==> flow/design.v <==
`timescale 1ns / 1ps
module bpm_from_interval(
    input [31:0] counter, 			   
	 input wire [7:0] default_bpm,   
    output wire [7:0] counted_bpm   
    );
	assign counted_bpm = (counter < 32'd23529 ) ? 254 :  
								(counter < 32'd23622 ) ? 253 :  
								(counter < 32'd23715 ) ? 252 :  
								(counter < 32'd23809 ) ? 251 : 
								(counter < 32'd23904 ) ? 250 :
								(counter < 32'd24000 ) ? 249 :
								(counter < 32'd24096 ) ? 248 :
								(counter < 32'd24193 ) ? 247 :
								(counter < 32'd24291 ) ? 246 :
								(counter < 32'd24390 ) ? 245 :
								(counter < 32'd24489 ) ? 244 :
								(counter < 32'd24590 ) ? 243 :
								(counter < 32'd24691 ) ? 242 :
								(counter < 32'd24793 ) ? 241 :
								(counter < 32'd24896 ) ? 240 :
								(counter < 32'd25000 ) ? 239 :
								(counter < 32'd25104 ) ? 238 :
								(counter < 32'd25210 ) ? 237 :
								(counter < 32'd25316 ) ? 236 :
								(counter < 32'd25423 ) ? 235 :
								(counter < 32'd25531 ) ? 234 :
								(counter < 32'd25641 ) ? 233 :
								(counter < 32'd25751 ) ? 232 :
								(counter < 32'd25862 ) ? 231 :
								(counter < 32'd25974 ) ? 230 :
								(counter < 32'd26086 ) ? 229 :
								(counter < 32'd26200 ) ? 228 :
								(counter < 32'd26315 ) ? 227 :
								(counter < 32'd26431 ) ? 226 :
								(counter < 32'd26548 ) ? 225 :
								(counter < 32'd26666 ) ? 224 :
								(counter < 32'd26785 ) ? 223 :
								(counter < 32'd26905 ) ? 222 :
								(counter < 32'd27027 ) ? 221 :
								(counter < 32'd27149 ) ? 220 :
								(counter < 32'd27272 ) ? 219 :
								(counter < 32'd27397 ) ? 218 :
								(counter < 32'd27522 ) ? 217 :
								(counter < 32'd27649 ) ? 216 :
								(counter < 32'd27777 ) ? 215 :
								(counter < 32'd27906 ) ? 214 :
								(counter < 32'd28037 ) ? 213 :
								(counter < 32'd28169 ) ? 212 :
								(counter < 32'd28301 ) ? 211 :
								(counter < 32'd28436 ) ? 210 :
								(counter < 32'd28571 ) ? 209 :
								(counter < 32'd28708 ) ? 208 :
								(counter < 32'd28846 ) ? 207 :
								(counter < 32'd28985 ) ? 206 :
								(counter < 32'd29126 ) ? 205 :
								(counter < 32'd29268 ) ? 204 :
								(counter < 32'd29411 ) ? 203 :
								(counter < 32'd29556 ) ? 202 :
								(counter < 32'd29702 ) ? 201 :
								(counter < 32'd29850 ) ? 200 :
								(counter < 32'd30000 ) ? 199 :
								(counter < 32'd30150 ) ? 198 :
								(counter < 32'd30303 ) ? 197 :
								(counter < 32'd30456 ) ? 196 :
								(counter < 32'd30612 ) ? 195 :
								(counter < 32'd30769 ) ? 194 :
								(counter < 32'd30927 ) ? 193 :
								(counter < 32'd31088 ) ? 192 :
								(counter < 32'd31250 ) ? 191 :
								(counter < 32'd31413 ) ? 190 :
								(counter < 32'd31578 ) ? 189 :
								(counter < 32'd31746 ) ? 188 :
								(counter < 32'd31914 ) ? 187 :
								(counter < 32'd32085 ) ? 186 :
								(counter < 32'd32258 ) ? 185 :
								(counter < 32'd32432 ) ? 184 :
								(counter < 32'd32608 ) ? 183 :
								(counter < 32'd32786 ) ? 182 :
								(counter < 32'd32967 ) ? 181 :
								(counter < 32'd33149 ) ? 180 :
								(counter < 32'd33333 ) ? 179 :
								(counter < 32'd33519 ) ? 178 :
								(counter < 32'd33707 ) ? 177 :
								(counter < 32'd33898 ) ? 176 :
								(counter < 32'd34090 ) ? 175 :
								(counter < 32'd34285 ) ? 174 :
								(counter < 32'd34482 ) ? 173 :
								(counter < 32'd34682 ) ? 172 :
								(counter < 32'd34883 ) ? 171 :
								(counter < 32'd35087 ) ? 170 :
								(counter < 32'd35294 ) ? 169 :
								(counter < 32'd35502 ) ? 168 :
								(counter < 32'd35714 ) ? 167 :
								(counter < 32'd35928 ) ? 166 :
								(counter < 32'd36144 ) ? 165 :
								(counter < 32'd36363 ) ? 164 :
								(counter < 32'd36585 ) ? 163 :
								(counter < 32'd36809 ) ? 162 :
								(counter < 32'd37037 ) ? 161 :
								(counter < 32'd37267 ) ? 160 :
								(counter < 32'd37500 ) ? 159 :
								(counter < 32'd37735 ) ? 158 :
								(counter < 32'd37974 ) ? 157 :
								(counter < 32'd38216 ) ? 156 :
								(counter < 32'd38461 ) ? 155 :
								(counter < 32'd38709 ) ? 154 :
								(counter < 32'd38961 ) ? 153 :
								(counter < 32'd39215 ) ? 152 :
								(counter < 32'd39473 ) ? 151 :
								(counter < 32'd39735 ) ? 150 :
								(counter < 32'd40000 ) ? 149 :
								(counter < 32'd40268 ) ? 148 :
								(counter < 32'd40540 ) ? 147 :
								(counter < 32'd40816 ) ? 146 :
								(counter < 32'd41095 ) ? 145 :
								(counter < 32'd41379 ) ? 144 :
								(counter < 32'd41666 ) ? 143 :
								(counter < 32'd41958 ) ? 142 :
								(counter < 32'd42253 ) ? 141 :
								(counter < 32'd42553 ) ? 140 :
								(counter < 32'd42857 ) ? 139 :
								(counter < 32'd43165 ) ? 138 :
								(counter < 32'd43478 ) ? 137 :
								(counter < 32'd43795 ) ? 136 :
								(counter < 32'd44117 ) ? 135 :
								(counter < 32'd44444 ) ? 134 :
								(counter < 32'd44776 ) ? 133 :
								(counter < 32'd45112 ) ? 132 :
								(counter < 32'd45454 ) ? 131 :
								(counter < 32'd45801 ) ? 130 :
								(counter < 32'd46153 ) ? 129 :
								(counter < 32'd46511 ) ? 128 :
								(counter < 32'd46875 ) ? 127 :
								(counter < 32'd47244 ) ? 126 :
								(counter < 32'd47619 ) ? 125 :
								(counter < 32'd48000 ) ? 124 :
								(counter < 32'd48387 ) ? 123 :
								(counter < 32'd48780 ) ? 122 :
								(counter < 32'd49180 ) ? 121 :
								(counter < 32'd49586 ) ? 120 :
								(counter < 32'd50000 ) ? 119 :
								(counter < 32'd50420 ) ? 118 :
								(counter < 32'd50847 ) ? 117 :
								(counter < 32'd51282 ) ? 116 :
								(counter < 32'd51724 ) ? 115 :
								(counter < 32'd52173 ) ? 114 :
								(counter < 32'd52631 ) ? 113 :
								(counter < 32'd53097 ) ? 112 :
								(counter < 32'd53571 ) ? 111 :
								(counter < 32'd54054 ) ? 110 :
								(counter < 32'd54545 ) ? 109 :
								(counter < 32'd55045 ) ? 108 :
								(counter < 32'd55555 ) ? 107 :
								(counter < 32'd56074 ) ? 106 :
								(counter < 32'd56603 ) ? 105 :
								(counter < 32'd57142 ) ? 104 :
								(counter < 32'd57692 ) ? 103 :
								(counter < 32'd58252 ) ? 102 :
								(counter < 32'd58823 ) ? 101 :
								(counter < 32'd59405 ) ? 100 :
								(counter < 32'd60000 ) ? 99 :
								(counter < 32'd60606 ) ? 98 :
								(counter < 32'd61224 ) ? 97 :
								(counter < 32'd61855 ) ? 96 :
								(counter < 32'd62500 ) ? 95 :
								(counter < 32'd63157 ) ? 94 :
								(counter < 32'd63829 ) ? 93 :
								(counter < 32'd64516 ) ? 92 :
								(counter < 32'd65217 ) ? 91 :
								(counter < 32'd65934 ) ? 90 :
								(counter < 32'd66666 ) ? 89 :
								(counter < 32'd67415 ) ? 88 :
								(counter < 32'd68181 ) ? 87 :
								(counter < 32'd68965 ) ? 86 :
								(counter < 32'd69767 ) ? 85 :
								(counter < 32'd70588 ) ? 84 :
								(counter < 32'd71428 ) ? 83 :
								(counter < 32'd72289 ) ? 82 :
								(counter < 32'd73170 ) ? 81 :
								(counter < 32'd74074 ) ? 80 :
								(counter < 32'd75000 ) ? 79 :
								(counter < 32'd75949 ) ? 78 :
								(counter < 32'd76923 ) ? 77 :
								(counter < 32'd77922 ) ? 76 :
								(counter < 32'd78947 ) ? 75 :
								(counter < 32'd80000 ) ? 74 :
								(counter < 32'd81081 ) ? 73 :
								(counter < 32'd82191 ) ? 72 :
								(counter < 32'd83333 ) ? 71 :
								(counter < 32'd84507 ) ? 70 :
								(counter < 32'd85714 ) ? 69 :
								(counter < 32'd86956 ) ? 68 :
								(counter < 32'd88235 ) ? 67 :
								(counter < 32'd89552 ) ? 66 :
								(counter < 32'd90909 ) ? 65 :
								(counter < 32'd92307 ) ? 64 :
								(counter < 32'd93750 ) ? 63 :
								(counter < 32'd95238 ) ? 62 :
								(counter < 32'd96774 ) ? 61 :
								(counter < 32'd98360 ) ? 60 :
								(counter < 32'd100000 ) ? 59 :
								(counter < 32'd101694 ) ? 58 :
								(counter < 32'd103448 ) ? 57 :
								(counter < 32'd105263 ) ? 56 :
								(counter < 32'd107142 ) ? 55 :
								(counter < 32'd109090 ) ? 54 :
								(counter < 32'd111111 ) ? 53 :
								(counter < 32'd113207 ) ? 52 :
								(counter < 32'd115384 ) ? 51 :
								(counter < 32'd117647 ) ? 50 :
								(counter < 32'd120000 ) ? 49 :
								(counter < 32'd122448 ) ? 48 :
								(counter < 32'd125000 ) ? 47 :
								(counter < 32'd127659 ) ? 46 :
								(counter < 32'd130434 ) ? 45 :
								(counter < 32'd133333 ) ? 44 :
								(counter < 32'd136363 ) ? 43 :
								(counter < 32'd139534 ) ? 42 :
								(counter < 32'd142857 ) ? 41 :
								(counter < 32'd146341 ) ? 40 :
								(counter < 32'd150000 ) ? 39 :
								(counter < 32'd153846 ) ? 38 :
								(counter < 32'd157894 ) ? 37 :
								(counter < 32'd162162 ) ? 36 :
								(counter < 32'd166666 ) ? 35 :
								(counter < 32'd171428 ) ? 34 :
								(counter < 32'd176470 ) ? 33 :
								(counter < 32'd181818 ) ? 32 :
								(counter < 32'd187500 ) ? 31 :
								(counter < 32'd193548 ) ? 30 : default_bpm;
endmodule
`timescale 1ns / 1ps
module bpmcalculator(
	 input wire clk,  		 	 	  
	 input wire rst,  		 	 	  
	 input wire tick,  		 	 	  
    input wire beat, 				  
	 input wire [7:0] default_bpm,  
    output wire [7:0] bpm_out  	  
    );
	parameter SMALLEST_ALLOWABLE_INTERVAL = 32'd23529;
	parameter LONGEST_ALLOWABLE_INTERVAL = 32'd200000;
	parameter STARTING_BPM = 8'd80; 
	reg [31:0] counter; 
	wire [7:0] counted_bpm; 
	reg [7:0] buffer[0:3]; 
	reg [1:0] oldest_index; 
	reg [9:0] bpm_sum; 
	reg prev_beat; 
	assign bpm_out = bpm_sum[9:2]; 
	bpm_from_interval bfi (
    .counter(counter), 
    .default_bpm(default_bpm), 
    .counted_bpm(counted_bpm)
    );
	always @(posedge clk) begin 
		if (rst) begin 
		bpm_sum <= STARTING_BPM*4; 
		buffer[0] <= STARTING_BPM; 
		buffer[1] <= STARTING_BPM; 
		buffer[2] <= STARTING_BPM; 
		buffer[3] <= STARTING_BPM; 
		counter <= 0; 
		oldest_index <= 0; 
		prev_beat <= 0; 
		end else if (!tick) begin 
		end else if ((counter > LONGEST_ALLOWABLE_INTERVAL) ||    
			 (beat && ~prev_beat && (counter >= SMALLEST_ALLOWABLE_INTERVAL)))   
		begin 
			bpm_sum <= bpm_sum + ({2'b00, counted_bpm} - {2'b00, buffer[oldest_index]}); 
			buffer[oldest_index] <= counted_bpm; 
			oldest_index <= (oldest_index == 3) ? 2'd0 : oldest_index+2'd1; 
			prev_beat <= 1; 
			counter <= 0; 
		end else begin 
			counter <= counter + 1; 
			prev_beat <= beat; 
		end 
	end
endmodule
`timescale 1ns / 1ps
module beatmaker(
	 input clk,
	 input rst,
    input signed [15:0] accel,
    output reg beat
    );
	reg signed [15:0] prev_accel; 
	always @(posedge clk) begin 
		if (rst) begin
			beat <= 0; 
			prev_accel <= 0; 
		end else if ( (accel > 10000 && prev_accel < 10000) || (accel < 10000 && prev_accel > 10000) ) begin
			beat <= ~beat;
			prev_accel <= accel;
		end else begin
			prev_accel <= accel;
		end
	end
endmodule
module BPM_lut(lookup, scaler);
	input [7:0] lookup;
	output [19:0] scaler;
	assign scaler =(lookup == 8'd1)   ? 10000 :
						(lookup == 8'd2)   ? 5000  :
						(lookup == 8'd3)   ? 3333  :
						(lookup == 8'd4)   ? 2500  :
						(lookup == 8'd5)   ? 2000  :
						(lookup == 8'd6)   ? 1667  :
						(lookup == 8'd7)   ? 1429  :
						(lookup == 8'd8)   ? 1250  :
						(lookup == 8'd9)   ? 1111  :
						(lookup == 8'd10)  ? 1000  :
						(lookup == 8'd11)  ? 909   :
						(lookup == 8'd12)  ? 833   : 
						(lookup == 8'd13)  ? 769   :
						(lookup == 8'd14)  ? 714   : 
						(lookup == 8'd15)  ? 667   :
						(lookup == 8'd16)  ? 625   :
						(lookup == 8'd17)  ? 588 :
						(lookup == 8'd18)  ? 556 :
						(lookup == 8'd19)  ? 526 : 
						(lookup == 8'd20)  ? 500 :
						(lookup == 8'd21)  ? 476 : 
						(lookup == 8'd22)  ? 455 :
						(lookup == 8'd23)  ? 435 :
						(lookup == 8'd24)  ? 417 :
						(lookup == 8'd25)  ? 400 :
						(lookup == 8'd26)  ? 385 :
						(lookup == 8'd27)  ? 370 :
						(lookup == 8'd28)  ? 357 :
						(lookup == 8'd29)  ? 345 :
						(lookup == 8'd30)  ? 333 : 
						(lookup == 8'd31)  ? 323 : 
						(lookup == 8'd32)  ? 313 :
						(lookup == 8'd33)  ? 303 :
						(lookup == 8'd34)  ? 294 :
						(lookup == 8'd35)  ? 286 :
						(lookup == 8'd36)  ? 278 :
						(lookup == 8'd37)  ? 270 :
						(lookup == 8'd38)  ? 263 :
						(lookup == 8'd39)  ? 256 :
						(lookup == 8'd40)  ? 250 :
						(lookup == 8'd41)  ? 244 :
						(lookup == 8'd42)  ? 238 :
						(lookup == 8'd43)  ? 233 :
						(lookup == 8'd44)  ? 227 :
						(lookup == 8'd45)  ? 222 :
						(lookup == 8'd46)  ? 217 :
						(lookup == 8'd47)  ? 213 :
						(lookup == 8'd48)  ? 208 :
						(lookup == 8'd49)  ? 204 :
						(lookup == 8'd50)  ? 200 :
						(lookup == 8'd51)  ? 196 :
						(lookup == 8'd52)  ? 192 : 
						(lookup == 8'd53)  ? 189 :
						(lookup == 8'd54)  ? 185 : 
						(lookup == 8'd55)  ? 182 :
						(lookup == 8'd56)  ? 179 :
						(lookup == 8'd57)  ? 175 : 
						(lookup == 8'd58)  ? 172 :
						(lookup == 8'd59)  ? 169 :
						(lookup == 8'd60)  ? 167 :
						(lookup == 8'd61)  ? 164 :
						(lookup == 8'd62)  ? 161 :
						(lookup == 8'd63)  ? 159 :
						(lookup == 8'd64)  ? 156 :
						(lookup == 8'd65)  ? 154 :
						(lookup == 8'd66)  ? 152 :
						(lookup == 8'd67)  ? 149 :
						(lookup == 8'd68)  ? 147 :
						(lookup == 8'd69)  ? 145 :
						(lookup == 8'd70)  ? 143 :
						(lookup == 8'd71)  ? 141 :
						(lookup == 8'd72)  ? 139 :
						(lookup == 8'd73)  ? 137 :
						(lookup == 8'd74)  ? 135 :
						(lookup == 8'd75)  ? 133 :
						(lookup == 8'd76)  ? 132 :
						(lookup == 8'd77)  ? 130 :
						(lookup == 8'd78)  ? 128 :
						(lookup == 8'd79)  ? 127 :
						(lookup == 8'd80)  ? 125 :
						(lookup == 8'd81)  ? 123 :
						(lookup == 8'd82)  ? 122 :
						(lookup == 8'd83)  ? 120 :
						(lookup == 8'd84)  ? 119 :
						(lookup == 8'd85)  ? 118 :
						(lookup == 8'd86)  ? 116 :
						(lookup == 8'd87)  ? 115 :
						(lookup == 8'd88)  ? 114 :
						(lookup == 8'd89)  ? 112 :
						(lookup == 8'd90)  ? 111 :
						(lookup == 8'd91)  ? 110 :
						(lookup == 8'd92)  ? 109 :
						(lookup == 8'd93)  ? 108 :
						(lookup == 8'd94)  ? 106 :
						(lookup == 8'd95)  ? 105 :
						(lookup == 8'd96)  ? 104 : 
						(lookup == 8'd97)  ? 103 :
						(lookup == 8'd98)  ? 102 :
						(lookup == 8'd99)  ? 101 :
						(lookup == 8'd100) ? 100 :
						(lookup == 8'd101) ? 99 : 
						(lookup == 8'd102) ? 98 :
						(lookup == 8'd103) ? 97 :
						(lookup == 8'd104) ? 96 :
						(lookup == 8'd105) ? 95 :
						(lookup == 8'd106) ? 94 :
						(lookup == 8'd107) ? 93 :
						(lookup == 8'd108) ? 93 :
						(lookup == 8'd109) ? 92 :
						(lookup == 8'd110) ? 91 :
						(lookup == 8'd111) ? 90 :
						(lookup == 8'd112) ? 89 :
						(lookup == 8'd113) ? 89 :
						(lookup == 8'd114) ? 88 :
						(lookup == 8'd115) ? 87 :
						(lookup == 8'd116) ? 86 :
						(lookup == 8'd117) ? 85 :
						(lookup == 8'd118) ? 85 :
						(lookup == 8'd119) ? 84 :
						(lookup == 8'd120) ? 83 :
						(lookup == 8'd121) ? 83 :
						(lookup == 8'd122) ? 82 :
						(lookup == 8'd123) ? 81 :
						(lookup == 8'd124) ? 81 :
						(lookup == 8'd125) ? 80 :
						(lookup == 8'd126) ? 79 :
						(lookup == 8'd127) ? 79 :
						(lookup == 8'd128) ? 78 :
						(lookup == 8'd129) ? 78 :
						(lookup == 8'd130) ? 77 :
						(lookup == 8'd131) ? 76 :
						(lookup == 8'd132) ? 76 :
						(lookup == 8'd133) ? 75 :
						(lookup == 8'd134) ? 75 :
						(lookup == 8'd135) ? 74 :
						(lookup == 8'd136) ? 74 :
						(lookup == 8'd137) ? 73 :
						(lookup == 8'd138) ? 72 :
						(lookup == 8'd139) ? 72 : 
						(lookup == 8'd140) ? 71 :
						(lookup == 8'd141) ? 71 :
						(lookup == 8'd142) ? 70 :
						(lookup == 8'd143) ? 70 :
						(lookup == 8'd144) ? 69 :
						(lookup == 8'd145) ? 69 :
						(lookup == 8'd146) ? 68 :
						(lookup == 8'd147) ? 68 :
						(lookup == 8'd148) ? 68 :
						(lookup == 8'd149) ? 67 :
						(lookup == 8'd150) ? 67 :
						(lookup == 8'd151) ? 66 :
						(lookup == 8'd152) ? 66 :
						(lookup == 8'd153) ? 65 :
						(lookup == 8'd154) ? 65 :
						(lookup == 8'd155) ? 65 :
						(lookup == 8'd156) ? 64 :
						(lookup == 8'd157) ? 64 :
						(lookup == 8'd158) ? 63 :
						(lookup == 8'd159) ? 63 :
						(lookup == 8'd160) ? 63 :
						(lookup == 8'd161) ? 62 :
						(lookup == 8'd162) ? 62 :
						(lookup == 8'd163) ? 61 :
						(lookup == 8'd164) ? 61 :
						(lookup == 8'd165) ? 61 : 
						(lookup == 8'd166) ? 60 :
						(lookup == 8'd167) ? 60 :
						(lookup == 8'd168) ? 60 :
						(lookup == 8'd169) ? 59 :
						(lookup == 8'd170) ? 59 :
						(lookup == 8'd171) ? 58 :
						(lookup == 8'd172) ? 58 :
						(lookup == 8'd173) ? 58 :
						(lookup == 8'd174) ? 57 :
						(lookup == 8'd175) ? 57 :
						(lookup == 8'd176) ? 57 :
						(lookup == 8'd177) ? 57 :
						(lookup == 8'd178) ? 56 :
						(lookup == 8'd179) ? 56 :
						(lookup == 8'd180) ? 56 :
						(lookup == 8'd181) ? 55 :
						(lookup == 8'd182) ? 55 :
						(lookup == 8'd183) ? 55 :
						(lookup == 8'd184) ? 54 :
						(lookup == 8'd185) ? 54 :
						(lookup == 8'd186) ? 54 :
						(lookup == 8'd187) ? 53 :
						(lookup == 8'd188) ? 53 :
						(lookup == 8'd189) ? 53 :
						(lookup == 8'd190) ? 53 :
						(lookup == 8'd191) ? 52 :
						(lookup == 8'd192) ? 52 :
						(lookup == 8'd193) ? 52 :
						(lookup == 8'd194) ? 52 :
						(lookup == 8'd195) ? 51 : 
						(lookup == 8'd196) ? 51 :
						(lookup == 8'd197) ? 51 :
						(lookup == 8'd198) ? 51 :
						(lookup == 8'd199) ? 50 :
						(lookup == 8'd200) ? 50 :
						(lookup == 8'd201) ? 50 :
						(lookup == 8'd202) ? 50 :
						(lookup == 8'd203) ? 49 :
						(lookup == 8'd204) ? 49 :
						(lookup == 8'd205) ? 49 :
						(lookup == 8'd206) ? 49 :
						(lookup == 8'd207) ? 48 :
						(lookup == 8'd208) ? 48 :
						(lookup == 8'd209) ? 48 :
						(lookup == 8'd210) ? 48 :
						(lookup == 8'd211) ? 47 :
						(lookup == 8'd212) ? 47 :
						(lookup == 8'd213) ? 47 :
						(lookup == 8'd214) ? 47 :
						(lookup == 8'd215) ? 47 :
						(lookup == 8'd216) ? 46 :
						(lookup == 8'd217) ? 46 :
						(lookup == 8'd218) ? 46 :
						(lookup == 8'd219) ? 46 :
						(lookup == 8'd220) ? 45 :
						(lookup == 8'd221) ? 45 : 
						(lookup == 8'd222) ? 45 :
						(lookup == 8'd223) ? 45 :
						(lookup == 8'd224) ? 45 :
						(lookup == 8'd225) ? 44 :
						(lookup == 8'd226) ? 44 :
						(lookup == 8'd227) ? 44 :
						(lookup == 8'd228) ? 44 :
						(lookup == 8'd229) ? 44 :
						(lookup == 8'd230) ? 43 :
						(lookup == 8'd231) ? 43 :
						(lookup == 8'd232) ? 43 :
						(lookup == 8'd233) ? 43 :
						(lookup == 8'd234) ? 43 :
						(lookup == 8'd235) ? 43 :
						(lookup == 8'd236) ? 42 :
						(lookup == 8'd237) ? 42 :
						(lookup == 8'd238) ? 42 :
						(lookup == 8'd239) ? 42 :
						(lookup == 8'd240) ? 42 :
						(lookup == 8'd241) ? 41 :
						(lookup == 8'd242) ? 41 :
						(lookup == 8'd243) ? 41 :
						(lookup == 8'd244) ? 41 :
						(lookup == 8'd245) ? 41 :
						(lookup == 8'd246) ? 41 :
						(lookup == 8'd247) ? 40 :
						(lookup == 8'd248) ? 40 : 
						(lookup == 8'd249) ? 40 :
						(lookup == 8'd250) ? 40 :
						(lookup == 8'd251) ? 40 :
						(lookup == 8'd252) ? 40 :
						(lookup == 8'd253) ? 40 :
						(lookup == 8'd254) ? 39 :
						(lookup == 8'd255) ? 39 :
						  20'hFFFFF;
endmodule
module BPM_prescaler(CLK, RST, TICK, BPM, slowCLK, slowRise);
	input CLK;
	input RST;
	input TICK;	 
	output slowRise;	 
	input [7:0] BPM;
	output reg slowCLK;
	wire [19:0] scaler;
	BPM_lut U1 (BPM, scaler);
	reg [19:0] counter;  
	wire [19:0] counter_inc = counter + 20'd1;
	assign slowRise = !RST && TICK && !slowCLK && (counter_inc >= scaler/2);
	always @ (posedge CLK) begin
		if (RST) begin
			counter <= 0;
			slowCLK <= 0;
		end else if (TICK) begin
		counter <= counter_inc;
		if (counter_inc >= scaler/2) begin
			counter <= 0;
			slowCLK <= ~slowCLK;
		end
		end
	end
endmodule
module  duration_lut (input [3:0] lookup, output [15:0] duration);
	parameter
		BREVE     			= 16'd48000,		 
		SEMIBREVE			= 16'd24000,		 
		DOTTED_MINIM		= 16'd18000,		 
		MINIM					= 16'd12000,		 
		DOTTED_CROTCHET	= 16'd9000,			 
		CROTCHET 			= 16'd6000,			 
		DOTTED_QUAVER 		= 16'd4500,			 
		QUAVER  				= 16'd3000,			 
		TUPLET				= 16'd2000,			 
		SEMIQUAVER			= 16'd1500,			 
		UNDEF					= 16'd1000;			 
	assign duration = (lookup == 4'd1)  ? SEMIQUAVER 	   :
						   (lookup == 4'd2)  ? TUPLET			   :
							(lookup == 4'd3)  ? QUAVER			   :
							(lookup == 4'd4)  ? DOTTED_QUAVER   :
							(lookup == 4'd5)  ? CROTCHET		   :
							(lookup == 4'd6)  ? DOTTED_CROTCHET :
							(lookup == 4'd7)  ? MINIM			   :
							(lookup == 4'd8)  ? DOTTED_MINIM	   :
							(lookup == 4'd9)  ? SEMIBREVE		   :
							(lookup == 4'd10) ? BREVE			   :
							    UNDEF			   ;
endmodule
module timing_controller (CLK, RST, TICK, BPM, MODE, NOTE, START, EN, DONE);
	input 				 CLK; 	 
	input 				 RST; 	 
	input 				 TICK; 	 
	input [1:0]		   MODE;		 
	input [3:0]			NOTE;		 
	input 			  START;     
	input [7:0] 	 	 BPM;		 
	output reg 			  EN;		 
	wire [15:0]	  DURATION;		 
	output reg 			DONE;		 
	reg [15:0] counter;
	parameter
		NORMAL   = 2'b00,
		STACCATO = 2'b01,
		SLURRED  = 2'b10,
		BPM_COMM = 2'b11;
	duration_lut dur_lut_blk (NOTE[3:0],  DURATION);
	wire slowCLK, slowRise;
	BPM_prescaler bpm_pre_blk (CLK, RST, TICK, BPM, slowCLK, slowRise);
	always @ (posedge CLK) begin
		if (RST) begin
			EN 	  <= 1;
			counter <= 0;
			DONE 	  <= 0;
		end else if (slowRise && START) begin
			DONE <= 0;
			counter <= counter + 1;
			case (MODE) 
				NORMAL  : begin if (counter <= DURATION/128*125) EN <= 1; else EN <= 0; end
				STACCATO: begin if (counter <= DURATION/128*102) EN <= 1; else EN <= 0; end
				SLURRED : begin if (counter <= DURATION)         EN <= 1; end
			endcase
			if (counter == DURATION) begin
				counter <= 0;
				DONE <= 1;
			end
		end
	end
endmodule
module sin_lut (input [5:0] lookup, output [7:0] value);
	assign value = (lookup == 6'd0)  ? 128 :
						(lookup == 6'd1)  ? 140 :
						(lookup == 6'd2)  ? 152 :
						(lookup == 6'd3)  ? 165 :
						(lookup == 6'd4)  ? 176 :
						(lookup == 6'd5)  ? 188 :
						(lookup == 6'd6)  ? 198 :
						(lookup == 6'd7)  ? 208 :
						(lookup == 6'd8)  ? 218 :
						(lookup == 6'd9)  ? 226 :
						(lookup == 6'd10) ? 234 :
						(lookup == 6'd11) ? 240 :
						(lookup == 6'd12) ? 245 :
						(lookup == 6'd13) ? 250 :
						(lookup == 6'd14) ? 253 :
						(lookup == 6'd15) ? 254 :
						(lookup == 6'd16) ? 255 :
						(lookup == 6'd17) ? 254 :
						(lookup == 6'd18) ? 253 :
						(lookup == 6'd19) ? 250 :
						(lookup == 6'd20) ? 245 :
						(lookup == 6'd21) ? 240 :
						(lookup == 6'd22) ? 234 :
						(lookup == 6'd23) ? 226 :
						(lookup == 6'd24) ? 218 :
						(lookup == 6'd25) ? 208 :
						(lookup == 6'd26) ? 198 :
						(lookup == 6'd27) ? 188 :
						(lookup == 6'd28) ? 176 : 
						(lookup == 6'd29) ? 165 : 
						(lookup == 6'd30) ? 152 :
						(lookup == 6'd31) ? 140 :
						(lookup == 6'd32) ? 128 :
						(lookup == 6'd33) ? 115 :
						(lookup == 6'd34) ? 103 :
						(lookup == 6'd35) ? 90  :
						(lookup == 6'd36) ? 79  :
						(lookup == 6'd37) ? 67  :
						(lookup == 6'd38) ? 57  : 
						(lookup == 6'd39) ? 47  :
						(lookup == 6'd40) ? 37  :
						(lookup == 6'd41) ? 29  :
						(lookup == 6'd42) ? 21  :
						(lookup == 6'd43) ? 15  :
						(lookup == 6'd44) ? 10  :
						(lookup == 6'd45) ? 5   :
						(lookup == 6'd46) ? 2   :
						(lookup == 6'd47) ? 1   :
						(lookup == 6'd48) ? 0   :
						(lookup == 6'd49) ? 1   :
						(lookup == 6'd50) ? 2   : 
						(lookup == 6'd51) ? 5   :
						(lookup == 6'd52) ? 10  :
						(lookup == 6'd53) ? 15  :
						(lookup == 6'd54) ? 21  :
						(lookup == 6'd55) ? 29  :
						(lookup == 6'd56) ? 37  :
						(lookup == 6'd57) ? 47  :
						(lookup == 6'd58) ? 57  :
						(lookup == 6'd59) ? 67  :
						(lookup == 6'd60) ? 79  : 
						(lookup == 6'd61) ? 90  : 
						(lookup == 6'd62) ? 103 :
						(lookup == 6'd63) ? 115 :
						  0  ;
endmodule
module tone_lut64 (input [5:0] tone, output [13:0] sixty_fourth_period);
	parameter
				REST= 14'd1000,	 
				C3  = 14'd11945,
				C3S = 14'd11275,
				D3  = 14'd10642,
				D3S = 14'd10045,
				E3  = 14'd9481,
				F3  = 14'd8949,
				F3S = 14'd8446,
				G3  = 14'd7972,
				G3S = 14'd7525,
				A3  = 14'd7103,
				A3S = 14'd6704,
				B3  = 14'd6328,
				C4  = 14'd5973,
				C4S = 14'd5638,
				D4  = 14'd5321,
				D4S = 14'd5022,
				E4  = 14'd4741,
				F4  = 14'd4475,
				F4S = 14'd4223,
				G4  = 14'd3986,
				G4S = 14'd3763,
				A4  = 14'd3552,
				A4S = 14'd3352,
				B4  = 14'd3164,
				C5  = 14'd2987,
				C5S = 14'd2819,
				D5  = 14'd2661,
				D5S = 14'd2511,
				E5  = 14'd2370,
				F5  = 14'd2237,
				F5S = 14'd2112,
				G5  = 14'd1993,
				G5S = 14'd1882,
				A5  = 14'd1776,
				A5S = 14'd1676,
				B5  = 14'd1582,
				C6  = 14'd1493,
				C6S = 14'd1410,
				D6  = 14'd1331,
				D6S = 14'd1256,
				E6  = 14'd1185,
				F6  = 14'd1119,
				F6S = 14'd1056,
				G6  = 14'd997,
				G6S = 14'd941,
				A6  = 14'd888,
				A6S = 14'd838,
				B6  = 14'd791;
	assign sixty_fourth_period =
										(tone == 6'd0)  ? REST:
									   (tone == 6'd1)  ? C3  :
									   (tone == 6'd2)  ? C3S :
									   (tone == 6'd3)  ? D3  :
										(tone == 6'd4)  ? D3S :
										(tone == 6'd5)  ? E3  :
										(tone == 6'd6)  ? F3  :
										(tone == 6'd7)  ? F3S :
										(tone == 6'd8)  ? G3  :
										(tone == 6'd9)  ? G3S :
										(tone == 6'd10)  ? A3  :
										(tone == 6'd11) ? A3S :
										(tone == 6'd12) ? B3  :
										(tone == 6'd13) ? C4  :
										(tone == 6'd14) ? C4S :
										(tone == 6'd15) ? D4  :
										(tone == 6'd16) ? D4S :
										(tone == 6'd17) ? E4  :
										(tone == 6'd18) ? F4  :
										(tone == 6'd19) ? F4S :
										(tone == 6'd20) ? G4  :
										(tone == 6'd21) ? G4S :
										(tone == 6'd22) ? A4  :
										(tone == 6'd23) ? A4S :
										(tone == 6'd24) ? B4  :
										(tone == 6'd25) ? C5  :
										(tone == 6'd26) ? C5S :
										(tone == 6'd27) ? D5  :
										(tone == 6'd28) ? D5S :
										(tone == 6'd29) ? E5  :
										(tone == 6'd30) ? F5  :
										(tone == 6'd31) ? F5S :
										(tone == 6'd32) ? G5  :
										(tone == 6'd33) ? G5S :
										(tone == 6'd34) ? A5  :
										(tone == 6'd35) ? A5S :
										(tone == 6'd36) ? B5  :
										(tone == 6'd37) ? C6  :
										(tone == 6'd38) ? C6S :
										(tone == 6'd39) ? D6  :
										(tone == 6'd40) ? D6S :
										(tone == 6'd41) ? E6  :
										(tone == 6'd42) ? F6  :
										(tone == 6'd43) ? F6S :
										(tone == 6'd44) ? G6  :
										(tone == 6'd45) ? G6S :
										(tone == 6'd46) ? A6  :
										(tone == 6'd47) ? A6S :
										(tone == 6'd48) ? B6  :
										   0 ;
endmodule
module pwm (input CLK, input RST, input [7:0] duty, input [3:0] VOL, output P);
	reg [11:0] counter;
	reg [11:0] latched_comp;
	assign P = (counter[11:0] < latched_comp) ? 1 : 0;
	always @ (posedge CLK) begin
		if (RST) begin
		counter <= 0;
		latched_comp <= 0;
		end else begin
		counter <= counter + 1;
		if (counter == 12'hFFF) begin
			latched_comp <= VOL*duty;
		end
		end
	end	
endmodule
module tone(CLK, RST, TONE, EN, VOL, P);
	input 				 CLK;		 
	input 				 RST;		 
	input 		[5:0] TONE; 	 
	input					  EN;		 
	input			[3:0]  VOL;		 
	output 					P;		 
	reg [5:0] lookup_value;		 
	wire [13:0] 	 period;			 
	wire [7:0] 	  duty_cmp;
	reg [13:0] 		counter;			 
	parameter TONE_MAX = 6'd48;
	pwm pwm_block (CLK, RST, duty_cmp, VOL, P);
	tone_lut64 tone_lut_block (TONE, period);
	sin_lut sin_lut_block (lookup_value, duty_cmp);
	parameter counter_max = 14'd11945;
	always @(posedge CLK) begin
		if (RST) begin
			counter <= 0;
			lookup_value <= 0;
		end else if (EN && (VOL != 4'h0) && (TONE != 6'd0 && TONE <= TONE_MAX)) begin
			counter <= counter + 1;
			if (counter > counter_max) counter <= 0;
			if (counter >= period) begin
				counter <= 14'd0;
				lookup_value <= lookup_value + 1;
			end	
		end
	end
endmodule
module byte_to_BCD(input [7:0] bin, output reg [11:0] BCD);
   reg [19:0] shift;
   integer i;
   always @(*)
   begin
      shift[19:8] = 0;
      shift[7:0] = bin;
      for (i=0; i<8; i=i+1) begin
         if (shift[11:8] >= 5)
            shift[11:8] = shift[11:8] + 3;
         if (shift[15:12] >= 5)
            shift[15:12] = shift[15:12] + 3;
         if (shift[19:16] >= 5)
            shift[19:16] = shift[19:16] + 3;
         shift = shift << 1;
      end
		BCD[11:0] = shift[19:8];
   end
endmodule
module bcdtoseg(nLT, nRBI, A3, A2, A1, A0, nBI,
				nRBO, nA, nB, nC, nD, nE, nF, nG);
	input  nLT, nRBI, A3, A2, A1, A0, nBI;
	output nRBO, nA, nB, nC, nD, nE, nF, nG;
	wire  [3:0] SEGIN;
	reg   [6:0] nSEGOUT;
	assign   SEGIN[3] = A3;
	assign   SEGIN[2] = A2;
	assign   SEGIN[1] = A1;
	assign   SEGIN[0] = A0;
	assign   nA = nSEGOUT[6];
	assign   nB = nSEGOUT[5];
	assign   nC = nSEGOUT[4];
	assign   nD = nSEGOUT[3];
	assign   nE = nSEGOUT[2];
	assign   nF = nSEGOUT[1];
	assign   nG = nSEGOUT[0];
	assign nRBO = ~(~nBI || (~nRBI && (SEGIN == 4'd0) && nLT));
	always @ (nRBO or nLT or SEGIN) begin
		if (~nRBO) begin
			nSEGOUT = ~7'b0000000; 
		end else if (~nLT) begin
			nSEGOUT = ~7'b1111111; 
		end else begin 
			case (SEGIN)
				4'd0:     nSEGOUT = ~7'b1111110; 
				4'd1:     nSEGOUT = ~7'b0110000;
				4'd2:     nSEGOUT = ~7'b1101101;
				4'd3:     nSEGOUT = ~7'b1111001;
				4'd4:     nSEGOUT = ~7'b0110011;
				4'd5:     nSEGOUT = ~7'b1011011;
				4'd6:     nSEGOUT = ~7'b1011111;
				4'd7:     nSEGOUT = ~7'b1110000;
				4'd8:     nSEGOUT = ~7'b1111111;
				4'd9:     nSEGOUT = ~7'b1111011;
				4'hF:		 nSEGOUT = ~7'b1100111;	 
				default:  nSEGOUT = ~7'b0000000;
			endcase
		end
	end
endmodule
module display(CLK, RST, BPM, PLAY, SEGA, SEGD);
	input 			CLK;		 
	input 			RST;		 
	input [7:0]		BPM;		 
	input 		  PLAY;		 
	output reg [3:0] 	SEGA; 		 
	output [7:0] 	SEGD; 		    
	wire [11:0] BCD;
	reg [3:0]			CURRENT_DIG; 
	byte_to_BCD btb_blk (BPM, BCD);
	bcdtoseg seg_disp_blk (1'b1, 1'b1, CURRENT_DIG[3], CURRENT_DIG[2], CURRENT_DIG[1], CURRENT_DIG[0], 1'b1,  
				, SEGD[7], SEGD[6], SEGD[5], SEGD[4], SEGD[3], SEGD[2], SEGD[1]);
	assign SEGD[0] = 1;
	reg [16:0] waveCount;
	wire [16:0] waveNext = waveCount + 17'd1;
	parameter
		KHZ_WAVE = 17'd100000,  
		DISP_D0  = ~4'b0001,
		DISP_D1  = ~4'b0010,
		DISP_D2  = ~4'b0100,
		DISP_D3  = ~4'b1000,
		DISP_OFF = ~4'b0000;
	always @(posedge CLK) begin
		if (RST) begin
		waveCount <= 0;
		SEGA <= ~4'h0;
		CURRENT_DIG[3:0] <= 4'h0;
		end else begin
		waveCount <= waveNext;
	if (waveNext < KHZ_WAVE/4) begin
			if (~PLAY)  begin
				SEGA <= DISP_D0;
				CURRENT_DIG <= 4'hF;
			end else begin
				SEGA <= DISP_OFF;
				CURRENT_DIG <= 4'd0;
			end
		end else if (waveNext < KHZ_WAVE/2) begin
			SEGA <= DISP_D1;
			CURRENT_DIG <= BCD[11:8];
		end else if (waveNext < KHZ_WAVE*3/4) begin
			SEGA <= DISP_D2;
			CURRENT_DIG <= BCD[7:4];
		end else if (waveNext < KHZ_WAVE)begin
			SEGA <= DISP_D3;
			CURRENT_DIG <= BCD[3:0];		
		end else 
			waveCount <= 0;
		end
	end
endmodule
`timescale 1ns / 1ps
module double_thermometer(
    input signed [15:0] accel,
    output wire [7:0] out
    );
	 assign out = 	(accel == 16'd0)     ? 8'b00011000 :
						(accel < -16'd24576) ? 8'b10000000 : 
						(accel < -16'd16384) ? 8'b01000000 : 
						(accel < -16'd8192 ) ? 8'b00100000 : 
						(accel <  16'd0    ) ? 8'b00010000 : 
						(accel <  16'd8192 ) ? 8'b00001000 : 
						(accel <  16'd16384) ? 8'b00000100 : 
						(accel <  16'd24576) ? 8'b00000010 : 8'b00000001;
endmodule
`timescale 1ns / 1ps
module audio_core(
	input clk,          
	input rst,          
	input tick,         
	input tick_1m,      
	input [15:0] accel_z,     
	input accel_valid,        
	output wire beat,   
	output [7:0] LED,   
	input PB_PLY, 	     
	input [3:0]  VOL,	  
	output P,		     
	output [3:0] SEGA,  
	output [7:0] SEGD,  
	output [7:0] BPM,   
	input [15:0] DATA,	  
	output note_req,      
	output song_end       
	);
	parameter
		NORMAL   = 2'b00,
		STACCATO = 2'b01,
		SLURRED  = 2'b10,
		BPM_COMM = 2'b11;
	reg [15:0] accel_out;        
	wire  [1:0] MODE;    
	wire  [3:0] NOTE;	   
	wire  [5:0] TONE;	   
	wire        DONE;   
	wire 	  END_SONG;
	wire 			  EN;
	reg PLAY;
	wire [7:0] DEFAULT_BPM = 8'd80;  
	reg LATCH_PB_PLY;      
	always @(posedge clk) begin
		if (rst) begin
			PLAY <= 0;
			LATCH_PB_PLY <= 0;
		end else begin
			if (PB_PLY && ~LATCH_PB_PLY)
				PLAY <= ~PLAY;
			LATCH_PB_PLY <= PB_PLY;
		end
	end
	always @ (posedge clk) begin
		if (rst)
			accel_out <= 0;
		else if (accel_valid)
			accel_out <= accel_z; 
	end
	assign MODE 	 = (DATA[15:14] == BPM_COMM) ? NORMAL :  DATA[15:14];
	assign NOTE 	 = (DATA[15:14] == BPM_COMM) ? 4'b0	 :  DATA[3:0];
	assign TONE 	 = DATA[13:8];
	assign END_SONG = PLAY && (DATA[15:14] == BPM_COMM) && (DATA[7:0] == 0);
	assign song_end = END_SONG;
	assign note_req = DONE & PLAY;
	double_thermometer LED_display (
		.accel(accel_out), 
		.out(LED)
		);
	beatmaker bm (
		 .clk(clk), 
		 .rst(rst),
		 .accel(accel_out), 
		 .beat(beat)
		 );
	bpmcalculator bpmcalc (
		.clk(clk), 
		.rst(rst),
		.tick(tick),
		.beat(beat), 
		.default_bpm(DEFAULT_BPM),
		.bpm_out(BPM)
	);
	timing_controller timing_ctrl_blk (clk, rst, tick_1m, BPM, MODE, NOTE, PLAY, EN, DONE);
	display  disp_blk (clk, rst, BPM, PLAY, SEGA, SEGD);
	tone     tone_blk (clk, rst, TONE, EN & PLAY ,VOL, P);
endmodule
# [Tool chain data of audio_core]
# Module audio_core before and after one edit of its RTL, step after step.
# "orig" refers to lines of the RTL above, "edited" to lines of the edited file.
# "delta" is "edited" less "orig", of the values as shown; "change_rel_pct" is that difference over "orig", in percent.
# Operators carry their Yosys type and port widths (W data, S select, Z words).
# Library cell names are shortened.
# The mark n/a stands for no value.
[design] top="audio_core" clk_port="clk" library="sky130hd" lib_corner="tt_025C_1v80"

# [Edit of the RTL]
# The edit as a unified diff against the file above.
# The edit is scripted: it alters the design's behaviour and was not made to optimise anything.
# begin of diff
@@ -639,5 +639,5 @@
 			counter <= counter + 1;
 			case (MODE) 
-				NORMAL  : begin if (counter <= DURATION/128*125) EN <= 1; else EN <= 0; end
+				NORMAL  : begin if (counter <= DURATION/128&125) EN <= 1; else EN <= 0; end
 				STACCATO: begin if (counter <= DURATION/128*102) EN <= 1; else EN <= 0; end
 				SLURRED : begin if (counter <= DURATION)         EN <= 1; end
# end of diff

# [Elaborated design]
# Source: Yosys, flattened and elaborated, memories not mapped. Widths are those after wreduce. Print and check cells do not count. Equal cells are merged and count once.
# Memory sizes are those after Yosys's memory passes, which may raise the word count (mostly to a power of two), join words into wider ones and drop unused or constant bits.
[word_totals] item="ff_bits" orig=188 edited=188 delta=0 change_rel_pct=0.00
[word_totals] item="ramBits" orig=32 edited=32 delta=0 change_rel_pct=0.00
[word_totals] item="romBits" orig=112 edited=112 delta=0 change_rel_pct=0.00
[word_totals] item="n_memories" orig=2 edited=2 delta=0 change_rel_pct=0.00
[word_totals] item="output_inout_bits" orig=32 edited=32 delta=0 change_rel_pct=0.00
[word_totals] item="word_cells" orig=1419 edited=1419 delta=0 change_rel_pct=0.00
[op_classes] item="addsub" orig=28 edited=28 delta=0 change_rel_pct=0.00
[op_classes] item="n_mul" orig=3 edited=2 delta=-1 change_rel_pct=-33.33
[op_classes] item="n_cmp" orig=268 edited=268 delta=0 change_rel_pct=0.00
[op_classes] item="n_eq" orig=383 edited=383 delta=0 change_rel_pct=0.00
[op_classes] item="n_mux" orig=675 edited=675 delta=0 change_rel_pct=0.00
[op_classes] item="bitwise" orig=7 edited=7 delta=0 change_rel_pct=0.00
[op_classes] item="reduce_logical" orig=32 edited=33 delta=1 change_rel_pct=3.12
[op_table] op="$le A16 B32 Y1" orig=2 edited=1 delta=-1 change_rel_pct=-50.00
[op_table] op="$mul A9 B7 Y16 const B" orig=1 edited=0 delta=-1 change_rel_pct=-100.00
[op_table] op="$le A16 B9 Y1" orig=0 edited=1 delta=1
[op_table] op="$reduce_bool A32 Y1" orig=0 edited=1 delta=1
[op_table] op="$mux W20" orig=256 edited=256 delta=0 change_rel_pct=0.00
[op_table] op="$mux W8" orig=171 edited=171 delta=0 change_rel_pct=0.00
[op_table] op="$mux W7" orig=129 edited=129 delta=0 change_rel_pct=0.00
[op_table] op="$eq A8 B8 Y1 const B" orig=128 edited=128 delta=0 change_rel_pct=0.00
[op_table] op="$lt A32 B16 Y1 const B" orig=92 edited=92 delta=0 change_rel_pct=0.00
[op_table] op="$lt A32 B15 Y1 const B" orig=72 edited=72 delta=0 change_rel_pct=0.00
[op_table] op="$eq A8 B7 Y1 const B" orig=64 edited=64 delta=0 change_rel_pct=0.00
[op_table] op="$eq A6 B6 Y1 const B" orig=49 edited=49 delta=0 change_rel_pct=0.00
[op_table] op="$lt A32 B17 Y1 const B" orig=46 edited=46 delta=0 change_rel_pct=0.00
[op_table] op="$eq A6 B5 Y1 const B" orig=32 edited=32 delta=0 change_rel_pct=0.00
[op_table] op="$eq A8 B6 Y1 const B" orig=32 edited=32 delta=0 change_rel_pct=0.00
[op_table] op="$mux W14" orig=26 edited=26 delta=0 change_rel_pct=0.00
[op_table] op="$mux W4" orig=25 edited=25 delta=0 change_rel_pct=0.00
[op_table] op="$eq A6 B4 Y1 const B" orig=16 edited=16 delta=0 change_rel_pct=0.00
[op_table] op="$eq A8 B5 Y1 const B" orig=16 edited=16 delta=0 change_rel_pct=0.00
[op_table] op="$ge A4 B3 Y1 const B" orig=15 edited=15 delta=0 change_rel_pct=0.00
[op_table] op="$lt A32 B18 Y1 const B" orig=15 edited=15 delta=0 change_rel_pct=0.00
[op_table] op="$logic_and A1 B1 Y1" orig=14 edited=14 delta=0 change_rel_pct=0.00
[op_table] op="$mux W1" orig=12 edited=12 delta=0 change_rel_pct=0.00
[op_table] op="$mux W11" orig=12 edited=12 delta=0 change_rel_pct=0.00
[op_table] op="$add A4 B2 Y4 const B" orig=11 edited=11 delta=0 change_rel_pct=0.00
[op_table] op="$mux W16" orig=11 edited=11 delta=0 change_rel_pct=0.00
[op_table] op="$mux W2" orig=9 edited=9 delta=0 change_rel_pct=0.00
[op_table] op="$eq A6 B3 Y1 const B" orig=8 edited=8 delta=0 change_rel_pct=0.00
# The list need not be complete.

# [Logic depth]
# Depth = most cells in a row (Yosys ltp): at word level without a register or memory, in the mapped netlist without a sequential cell, where the memories' decode and read muxes count.
[logic_depth] item="word_depth" orig=260 edited=260 delta=0 change_rel_pct=0.00
[logic_depth] item="ABC_AREA" orig="0" edited="0"
[logic_depth] item="mapped_depth" orig=33 edited=39 delta=6 change_rel_pct=18.18
[logic_depth] item="depth_no_buf" orig=32 edited=37 delta=5 change_rel_pct=15.62

# [Netlist]
# Yosys stat after the flow's synthesis: flattened, memories mapped to cells. It holds for the ABC_AREA given above (unset counts as 0); a run with the other value may have another netlist.
[by_type] cell_type="nor2_1" orig=410 edited=457 delta=47 change_rel_pct=11.46
[by_type] cell_type="o21ai_0" orig=340 edited=297 delta=-43 change_rel_pct=-12.65
[by_type] cell_type="ha_1" orig=223 edited=189 delta=-34 change_rel_pct=-15.25
[by_type] cell_type="inv_1" orig=183 edited=150 delta=-33 change_rel_pct=-18.03
[by_type] cell_type="nand2_1" orig=334 edited=363 delta=29 change_rel_pct=8.68
[by_type] cell_type="fa_1" orig=50 edited=24 delta=-26 change_rel_pct=-52.00
[by_type] cell_type="or3_1" orig=45 edited=21 delta=-24 change_rel_pct=-53.33
[by_type] cell_type="o22ai_1" orig=28 edited=51 delta=23 change_rel_pct=82.14
[by_type] cell_type="a211oi_1" orig=44 edited=27 delta=-17 change_rel_pct=-38.64
[by_type] cell_type="a22o_1" orig=23 edited=6 delta=-17 change_rel_pct=-73.91
[by_type] cell_type="nand2b_1" orig=73 edited=87 delta=14 change_rel_pct=19.18
[by_type] cell_type="nor2b_1" orig=72 edited=85 delta=13 change_rel_pct=18.06
[by_type] cell_type="buf_1" orig=36 edited=24 delta=-12 change_rel_pct=-33.33
[by_type] cell_type="o211ai_1" orig=40 edited=51 delta=11 change_rel_pct=27.50
[by_type] cell_type="o31ai_1" orig=37 edited=26 delta=-11 change_rel_pct=-29.73
[by_type] cell_type="and3_1" orig=35 edited=46 delta=11 change_rel_pct=31.43
[by_type] cell_type="nor3_1" orig=93 edited=83 delta=-10 change_rel_pct=-10.75
[by_type] cell_type="o2111ai_1" orig=19 edited=9 delta=-10 change_rel_pct=-52.63
# The list need not be complete.
[synth_totals] item="mapped_cells" orig=3930 edited=3820 delta=-110 change_rel_pct=-2.80
[synth_totals] item="mapped_area_um2" orig=28109.5 edited=26618.0 delta=-1491.5 change_rel_pct=-5.31
[synth_totals] item="ffs" orig=229 edited=229 delta=0 change_rel_pct=0.00
[synth_totals] item="buffers" orig=296 edited=286 delta=-10 change_rel_pct=-3.38
# The figures by module come from a second, unflattened synthesis with its own total; it is not the netlist above.
[hier_totals] item="cells_unflattened" orig=4109 edited=3952 delta=-157 change_rel_pct=-3.82
[hier_totals] item="hier_area_um2" orig=30050.1 edited=28588.7 delta=-1461.4 change_rel_pct=-4.86
# Each row is one instance without its submodules.
[modules_orig] mod="bpm_from_interval" instances=1 n_cells=1107 area_um2=6185.9 seq_area_um2=0.0
[modules_orig] mod="bpmcalculator" instances=1 n_cells=446 area_um2=4357.9 seq_area_um2=1901.8
[modules_orig] mod="timing_controller" instances=1 n_cells=491 area_um2=4267.8 seq_area_um2=360.3
[modules_orig] mod="BPM_lut" instances=1 n_cells=522 area_um2=3054.2 seq_area_um2=0.0
[modules_orig] mod="pwm" instances=1 n_cells=252 area_um2=2104.5 seq_area_um2=480.5
[modules_orig] mod="BPM_prescaler" instances=1 n_cells=233 area_um2=1785.5 seq_area_um2=420.4
[modules_orig] mod="display" instances=1 n_cells=205 area_um2=1781.7 seq_area_um2=500.5
[modules_orig] mod="tone" instances=1 n_cells=168 area_um2=1378.8 seq_area_um2=400.4
[modules_orig] mod="tone_lut64" instances=1 n_cells=168 area_um2=1151.1 seq_area_um2=0.0
[modules_orig] mod="byte_to_BCD" instances=1 n_cells=151 area_um2=1076.0 seq_area_um2=0.0
[modules_orig] mod="sin_lut" instances=1 n_cells=126 area_um2=823.3 seq_area_um2=0.0
[modules_orig] mod="audio_core" instances=1 n_cells=72 area_um2=714.4 seq_area_um2=360.3
[modules_orig] mod="beatmaker" instances=1 n_cells=61 area_um2=679.4 seq_area_um2=340.3
[modules_orig] mod="bcdtoseg" instances=1 n_cells=41 area_um2=296.5 seq_area_um2=0.0
# orig: Further modules, not shown: 2.
[modules_edited] mod="bpm_from_interval" instances=1 n_cells=1107 area_um2=6185.9 seq_area_um2=0.0
[modules_edited] mod="bpmcalculator" instances=1 n_cells=446 area_um2=4357.9 seq_area_um2=1901.8
[modules_edited] mod="BPM_lut" instances=1 n_cells=522 area_um2=3054.2 seq_area_um2=0.0
[modules_edited] mod="timing_controller" instances=1 n_cells=334 area_um2=2806.4 seq_area_um2=360.3
[modules_edited] mod="pwm" instances=1 n_cells=252 area_um2=2104.5 seq_area_um2=480.5
[modules_edited] mod="BPM_prescaler" instances=1 n_cells=233 area_um2=1785.5 seq_area_um2=420.4
[modules_edited] mod="display" instances=1 n_cells=205 area_um2=1781.7 seq_area_um2=500.5
[modules_edited] mod="tone" instances=1 n_cells=168 area_um2=1378.8 seq_area_um2=400.4
[modules_edited] mod="tone_lut64" instances=1 n_cells=168 area_um2=1151.1 seq_area_um2=0.0
[modules_edited] mod="byte_to_BCD" instances=1 n_cells=151 area_um2=1076.0 seq_area_um2=0.0
[modules_edited] mod="sin_lut" instances=1 n_cells=126 area_um2=823.3 seq_area_um2=0.0
[modules_edited] mod="audio_core" instances=1 n_cells=72 area_um2=714.4 seq_area_um2=360.3
[modules_edited] mod="beatmaker" instances=1 n_cells=61 area_um2=679.4 seq_area_um2=340.3
[modules_edited] mod="bcdtoseg" instances=1 n_cells=41 area_um2=296.5 seq_area_um2=0.0
# edited: Further modules, not shown: 2.

# [Path before layout]
# Source: OpenSTA report_checks on the synthesized netlist (no wires, ideal clock, input and output delay 20% of the period each), path of least setup slack; recovery checks are left aside. Register names are those of the netlist, which keeps one name where synthesis merged equal registers.
[synth_path] item="kind" orig="input-to-reg" edited="reg-to-reg"
[synth_path] item="start" orig="input port DATA[0]" edited="register bpmcalc.bpm_sum[7]"
[synth_path] item="end" orig="register timing_ctrl_blk.EN" edited="register (name not given)"
[synth_path] item="tclk_ns" orig=10.0 edited=10.0 delta=0.0 change_rel_pct=0.00
[synth_path] item="setup_time_ns" orig=0.122 edited=0.120 delta=-0.002
[synth_path] item="launch_ns" orig=2.000 edited=0.000 delta=-2.000 change_rel_pct=-100.00
[synth_path] item="arrival_ns" orig=7.723 edited=7.234 delta=-0.489 change_rel_pct=-6.33
[synth_path] item="required_time_ns" orig=9.878 edited=9.880 delta=0.002 change_rel_pct=0.02
[synth_path] item="setup_slack_ns" orig=2.154 edited=2.646 delta=0.492
[synth_path] item="path_delay_ns" orig=5.845 edited=7.354 delta=1.509 change_rel_pct=25.82
[synth_path] item="path_stages" orig=27 edited=39 delta=12 change_rel_pct=44.44
[synth_path] item="synth_period_reached_ns" orig=7.846 edited=7.354 delta=-0.492 change_rel_pct=-6.27
# "path_delay_ns" is the arrival time less input delay plus setup time.
# "path_stages" counts driving pins, that of a launching flip-flop among them; a cell with two outputs on the path counts twice.
# "synth_period_reached_ns" is the clock period less the worst setup slack; recovery checks do not enter. This is arithmetic on one report: input and output delays are still those of the set period (20% each).
# Between the ends stands the longest chain of elaborated cells between them, by number of cells; it is not shown to be the way that was timed. Of several equally long chains one is given.
# Each line given opens the expression or statement behind the cell; cells for indexed reads and writes are added by Yosys, which also makes memories of some case tables.
# A register here has more assigning lines than the two given.
[synth_via_orig] cell_sequence="clkbuf_1 nor2_1 nand2_1 a211oi_1 inv_1 fa_1 fa_1 inv_1 fa_1 inv_1 fa_1 ha_1 o21ai_0 a21oi_1 o21ai_0 a21oi_1 o21ai_0 a21oi_1 o21a_1 nor2_1 o21ai_0 xnor2_1 ha_1 nand4_1 or3_1 a21oi_1 o31ai_1" elab_chain_len=16
[synth_rtl_orig] item="from (decl)" line_no=1009 source="input [15:0] DATA,"
[synth_rtl_orig] item="$mux W4" line_no=1045 source="assign NOTE = (DATA[15:14] == BPM_COMM) ? 4'b0 : DATA[3:0];"
[synth_rtl_orig] item="$eq A4 B4 Y1" line_no=609 source="(lookup == 4'd10) ? BREVE :"
[synth_rtl_orig] item="$mux W16" line_no=609
[synth_rtl_orig] item="$mux W16" line_no=608 source="(lookup == 4'd9) ? SEMIBREVE :"
[synth_rtl_orig] item="$mux W16" line_no=607 source="(lookup == 4'd8) ? DOTTED_MINIM :"
[synth_rtl_orig] item="$mux W16" line_no=606 source="(lookup == 4'd7) ? MINIM :"
[synth_rtl_orig] item="$mux W16" line_no=605 source="(lookup == 4'd6) ? DOTTED_CROTCHET :"
[synth_rtl_orig] item="[... 2 more ...]"
[synth_rtl_orig] item="$mux W16" line_no=602 source="(lookup == 4'd3) ? QUAVER :"
[synth_rtl_orig] item="$mux W16" line_no=601 source="(lookup == 4'd2) ? TUPLET :"
[synth_rtl_orig] item="$mux W16" line_no=600 source="assign duration = (lookup == 4'd1) ? SEMIQUAVER :"
[synth_rtl_orig] item="$mul A9 B6 Y15" line_no=642 source="STACCATO: begin if (counter <= DURATION/128*102) EN <= 1; else EN <= 0; end"
[synth_rtl_orig] item="$le A16 B32 Y1" line_no=642
[synth_rtl_orig] item="$mux W1" line_no=642
[synth_rtl_orig] item="$pmux W1 S3" line_no=640 source="case (MODE)"
[synth_rtl_orig] item="to (assign)" line_no=641 source="NORMAL : begin if (counter <= DURATION/128*125) EN <= 1; else EN <= 0; end"
[synth_rtl_orig] item="to (assign)" line_no=642
[synth_rtl_orig] item="to (decl)" line_no=620 source="output reg EN;"
[synth_via_edited] cell_sequence="dfxtp_1 buf_2 inv_1 clkbuf_1 ha_1 inv_1 ha_1 a21oi_4 xnor2_2 inv_1 ha_1 and2b_1 o21ai_1 a21oi_4 xnor2_1 inv_1 ha_1 nor2b_1 [... 3 more ...] ha_1 nor2b_1 nor2_1 a221o_1 nor3_2 xnor2_1 inv_1 ha_1 nor2b_1 a211oi_2 o21ai_0 nor3b_2 o31ai_4 inv_1 ha_1 or3_1 and2_1 o2bb2ai_1" elab_chain_len=16
[synth_rtl_edited] item="from (decl)" line_no=249 source="reg [9:0] bpm_sum;"
[synth_rtl_edited] item="from (assign)" line_no=259 source="bpm_sum <= STARTING_BPM*4;"
[synth_rtl_edited] item="from (assign)" line_no=271 source="bpm_sum <= bpm_sum + ({2'b00, counted_bpm} - {2'b00, buffer[oldest_index]});"
[synth_rtl_edited] item="$add A4 B2 Y4" line_no=877 source="shift[11:8] = shift[11:8] + 3;"
[synth_rtl_edited] item="$mux W4" line_no=876 source="if (shift[11:8] >= 5)"
[synth_rtl_edited] item="$ge A4 B3 Y1" line_no=876
[synth_rtl_edited] item="$mux W4" line_no=876
[synth_rtl_edited] item="$ge A4 B3 Y1" line_no=876
[synth_rtl_edited] item="$mux W4" line_no=876
[synth_rtl_edited] item="$ge A4 B3 Y1" line_no=876
[synth_rtl_edited] item="$mux W4" line_no=876
[synth_rtl_edited] item="$ge A4 B3 Y1" line_no=876
[synth_rtl_edited] item="$mux W4" line_no=876
[synth_rtl_edited] item="$mux W4" line_no=971 source="end else if (waveNext < KHZ_WAVE)begin"
[synth_rtl_edited] item="$mux W4" line_no=968 source="end else if (waveNext < KHZ_WAVE*3/4) begin"
[synth_rtl_edited] item="$mux W4" line_no=965 source="end else if (waveNext < KHZ_WAVE/2) begin"
[synth_rtl_edited] item="$mux W4" line_no=957 source="if (waveNext < KHZ_WAVE/4) begin"
[synth_rtl_edited] item="$mux W4 (2 in a row)"

# [Worst path after layout]
# From the final timing report of the runs of pair A: the path of least setup slack in the routed layout; clock arrival at registers is part of the times.
[layout_path] item="kind" orig="input-to-reg" edited="reg-to-reg"
[layout_path] item="start" orig="input port DATA[1]" edited="register bpmcalc.bpm_sum[7]"
[layout_path] item="end" orig="register timing_ctrl_blk.EN" edited="register (name not given)"
[layout_path] item="tclk_ns" orig=8.64 edited=8.64 delta=0.00 change_rel_pct=0.00
[layout_path] item="setup_time_ns" orig=0.08 edited=0.11 delta=0.03
[layout_path] item="launch_ns" orig=1.73 edited=0.55 delta=-1.18 change_rel_pct=-68.21
[layout_path] item="arrival_ns" orig=8.27 edited=8.25 delta=-0.02 change_rel_pct=-0.24
[layout_path] item="required_time_ns" orig=9.14 edited=9.08 delta=-0.06 change_rel_pct=-0.66
[layout_path] item="setup_slack_ns" orig=0.87 edited=0.84 delta=-0.03
[layout_path] item="path_stages" orig=27 edited=37 delta=10 change_rel_pct=37.04
# Between the ends stands the longest chain of elaborated cells between them, by number of cells; it is not shown to be the way that was timed. Of several equally long chains one is given.
# A register here has more assigning lines than the two given.
[layout_via_orig] cell_sequence="clkdlybuf4s50_1 nor2_1 nand2b_1 a21boi_0 or2_2 fa_1 fa_1 inv_1 fa_1 inv_1 fa_1 ha_1 o21ai_0 a21oi_1 o21ai_0 a21oi_1 o21ai_0 a21oi_1 o21a_1 nor2_1 o21ai_0 xnor2_1 ha_1 nand4_1 o41ai_1 a21oi_1 o31ai_1" elab_chain_len=16
[layout_rtl_orig] item="from (decl)" line_no=1009 source="input [15:0] DATA,"
[layout_rtl_orig] item="$mux W4" line_no=1045 source="assign NOTE = (DATA[15:14] == BPM_COMM) ? 4'b0 : DATA[3:0];"
[layout_rtl_orig] item="$eq A4 B4 Y1" line_no=609 source="(lookup == 4'd10) ? BREVE :"
[layout_rtl_orig] item="$mux W16" line_no=609
[layout_rtl_orig] item="$mux W16" line_no=608 source="(lookup == 4'd9) ? SEMIBREVE :"
[layout_rtl_orig] item="$mux W16" line_no=607 source="(lookup == 4'd8) ? DOTTED_MINIM :"
[layout_rtl_orig] item="$mux W16" line_no=606 source="(lookup == 4'd7) ? MINIM :"
[layout_rtl_orig] item="$mux W16" line_no=605 source="(lookup == 4'd6) ? DOTTED_CROTCHET :"
[layout_rtl_orig] item="[... 2 more ...]"
[layout_rtl_orig] item="$mux W16" line_no=602 source="(lookup == 4'd3) ? QUAVER :"
[layout_rtl_orig] item="$mux W16" line_no=601 source="(lookup == 4'd2) ? TUPLET :"
[layout_rtl_orig] item="$mux W16" line_no=600 source="assign duration = (lookup == 4'd1) ? SEMIQUAVER :"
[layout_rtl_orig] item="$mul A9 B6 Y15" line_no=642 source="STACCATO: begin if (counter <= DURATION/128*102) EN <= 1; else EN <= 0; end"
[layout_rtl_orig] item="$le A16 B32 Y1" line_no=642
[layout_rtl_orig] item="$mux W1" line_no=642
[layout_rtl_orig] item="$pmux W1 S3" line_no=640 source="case (MODE)"
[layout_rtl_orig] item="to (assign)" line_no=641 source="NORMAL : begin if (counter <= DURATION/128*125) EN <= 1; else EN <= 0; end"
[layout_rtl_orig] item="to (assign)" line_no=642
[layout_rtl_orig] item="to (decl)" line_no=620 source="output reg EN;"
[layout_via_edited] cell_sequence="dfxtp_1 inv_1 ha_1 inv_1 ha_1 a21oi_4 xnor2_2 inv_1 ha_1 and2b_1 o21ai_1 a21oi_4 xnor2_1 inv_1 ha_1 nor2b_1 o221ai_1 o21ai_0 a211o_1 ha_1 nor2b_1 nor2_1 a221o_1 nor3_2 xnor2_1 inv_1 ha_1 nor2b_1 a211oi_2 o21ai_0 nor3b_2 o31ai_4 inv_1 ha_1 or3_1 and2_1 o2bb2ai_1" elab_chain_len=16
[layout_rtl_edited] item="from (decl)" line_no=249 source="reg [9:0] bpm_sum;"
[layout_rtl_edited] item="from (assign)" line_no=259 source="bpm_sum <= STARTING_BPM*4;"
[layout_rtl_edited] item="from (assign)" line_no=271 source="bpm_sum <= bpm_sum + ({2'b00, counted_bpm} - {2'b00, buffer[oldest_index]});"
[layout_rtl_edited] item="$add A4 B2 Y4" line_no=877 source="shift[11:8] = shift[11:8] + 3;"
[layout_rtl_edited] item="$mux W4" line_no=876 source="if (shift[11:8] >= 5)"
[layout_rtl_edited] item="$ge A4 B3 Y1" line_no=876
[layout_rtl_edited] item="$mux W4" line_no=876
[layout_rtl_edited] item="$ge A4 B3 Y1" line_no=876
[layout_rtl_edited] item="$mux W4" line_no=876
[layout_rtl_edited] item="$ge A4 B3 Y1" line_no=876
[layout_rtl_edited] item="$mux W4" line_no=876
[layout_rtl_edited] item="$ge A4 B3 Y1" line_no=876
[layout_rtl_edited] item="$mux W4" line_no=876
[layout_rtl_edited] item="$mux W4" line_no=971 source="end else if (waveNext < KHZ_WAVE)begin"
[layout_rtl_edited] item="$mux W4" line_no=968 source="end else if (waveNext < KHZ_WAVE*3/4) begin"
[layout_rtl_edited] item="$mux W4" line_no=965 source="end else if (waveNext < KHZ_WAVE/2) begin"
[layout_rtl_edited] item="$mux W4" line_no=957 source="if (waveNext < KHZ_WAVE/4) begin"
[layout_rtl_edited] item="$mux W4 (2 in a row)"

# [Flow runs]
# Runs of the flow (Yosys, OpenROAD) on both versions; the two runs of a pair have the same settings. The constraints put input and output delay at 20% of the set period each and load the outputs with 0.01 pF.
[flow_settings_pair_A] CORE_UTILIZATION=35 PLACE_DENSITY=0.55 period_ns=8.64 CAP_MARGIN=20 CORE_MARGIN=2 SLEW_MARGIN=20
[measured_pair_A] item="synthesis_area_um2" orig=28109.5 edited=26618.0 delta=-1491.5 change_rel_pct=-5.31
[measured_pair_A] item="final_die_area_um2" orig=82595.9 edited=78274.1 delta=-4321.8 change_rel_pct=-5.23
[measured_pair_A] item="final_stdcell_area_um2" orig=31036.0 edited=29386.9 delta=-1649.1 change_rel_pct=-5.31
[measured_pair_A] item="utilization_pct" orig=39.2 edited=38.9 delta=-0.3
[measured_pair_A] item="fin_ws_ns" orig=0.869 edited=0.836 delta=-0.033
[measured_pair_A] item="fin_tns_ns" orig=0.000 edited=0.000 delta=0.000
[measured_pair_A] item="worst_hold_slack_ns" orig=0.468 edited=0.451 delta=-0.017
[measured_pair_A] item="totalPower_mw" orig=3.171 edited=2.858 delta=-0.313 change_rel_pct=-9.87
[measured_pair_A] item="period_reached_ns" orig=7.771 edited=7.804 delta=0.033 change_rel_pct=0.42
# "period_reached_ns" = clock period - worst setup slack. The figure is calculated, with input and output delays left at 20% of the set period.
# "totalPower_mw" is the tool's figure for a default switching activity; nothing was simulated.
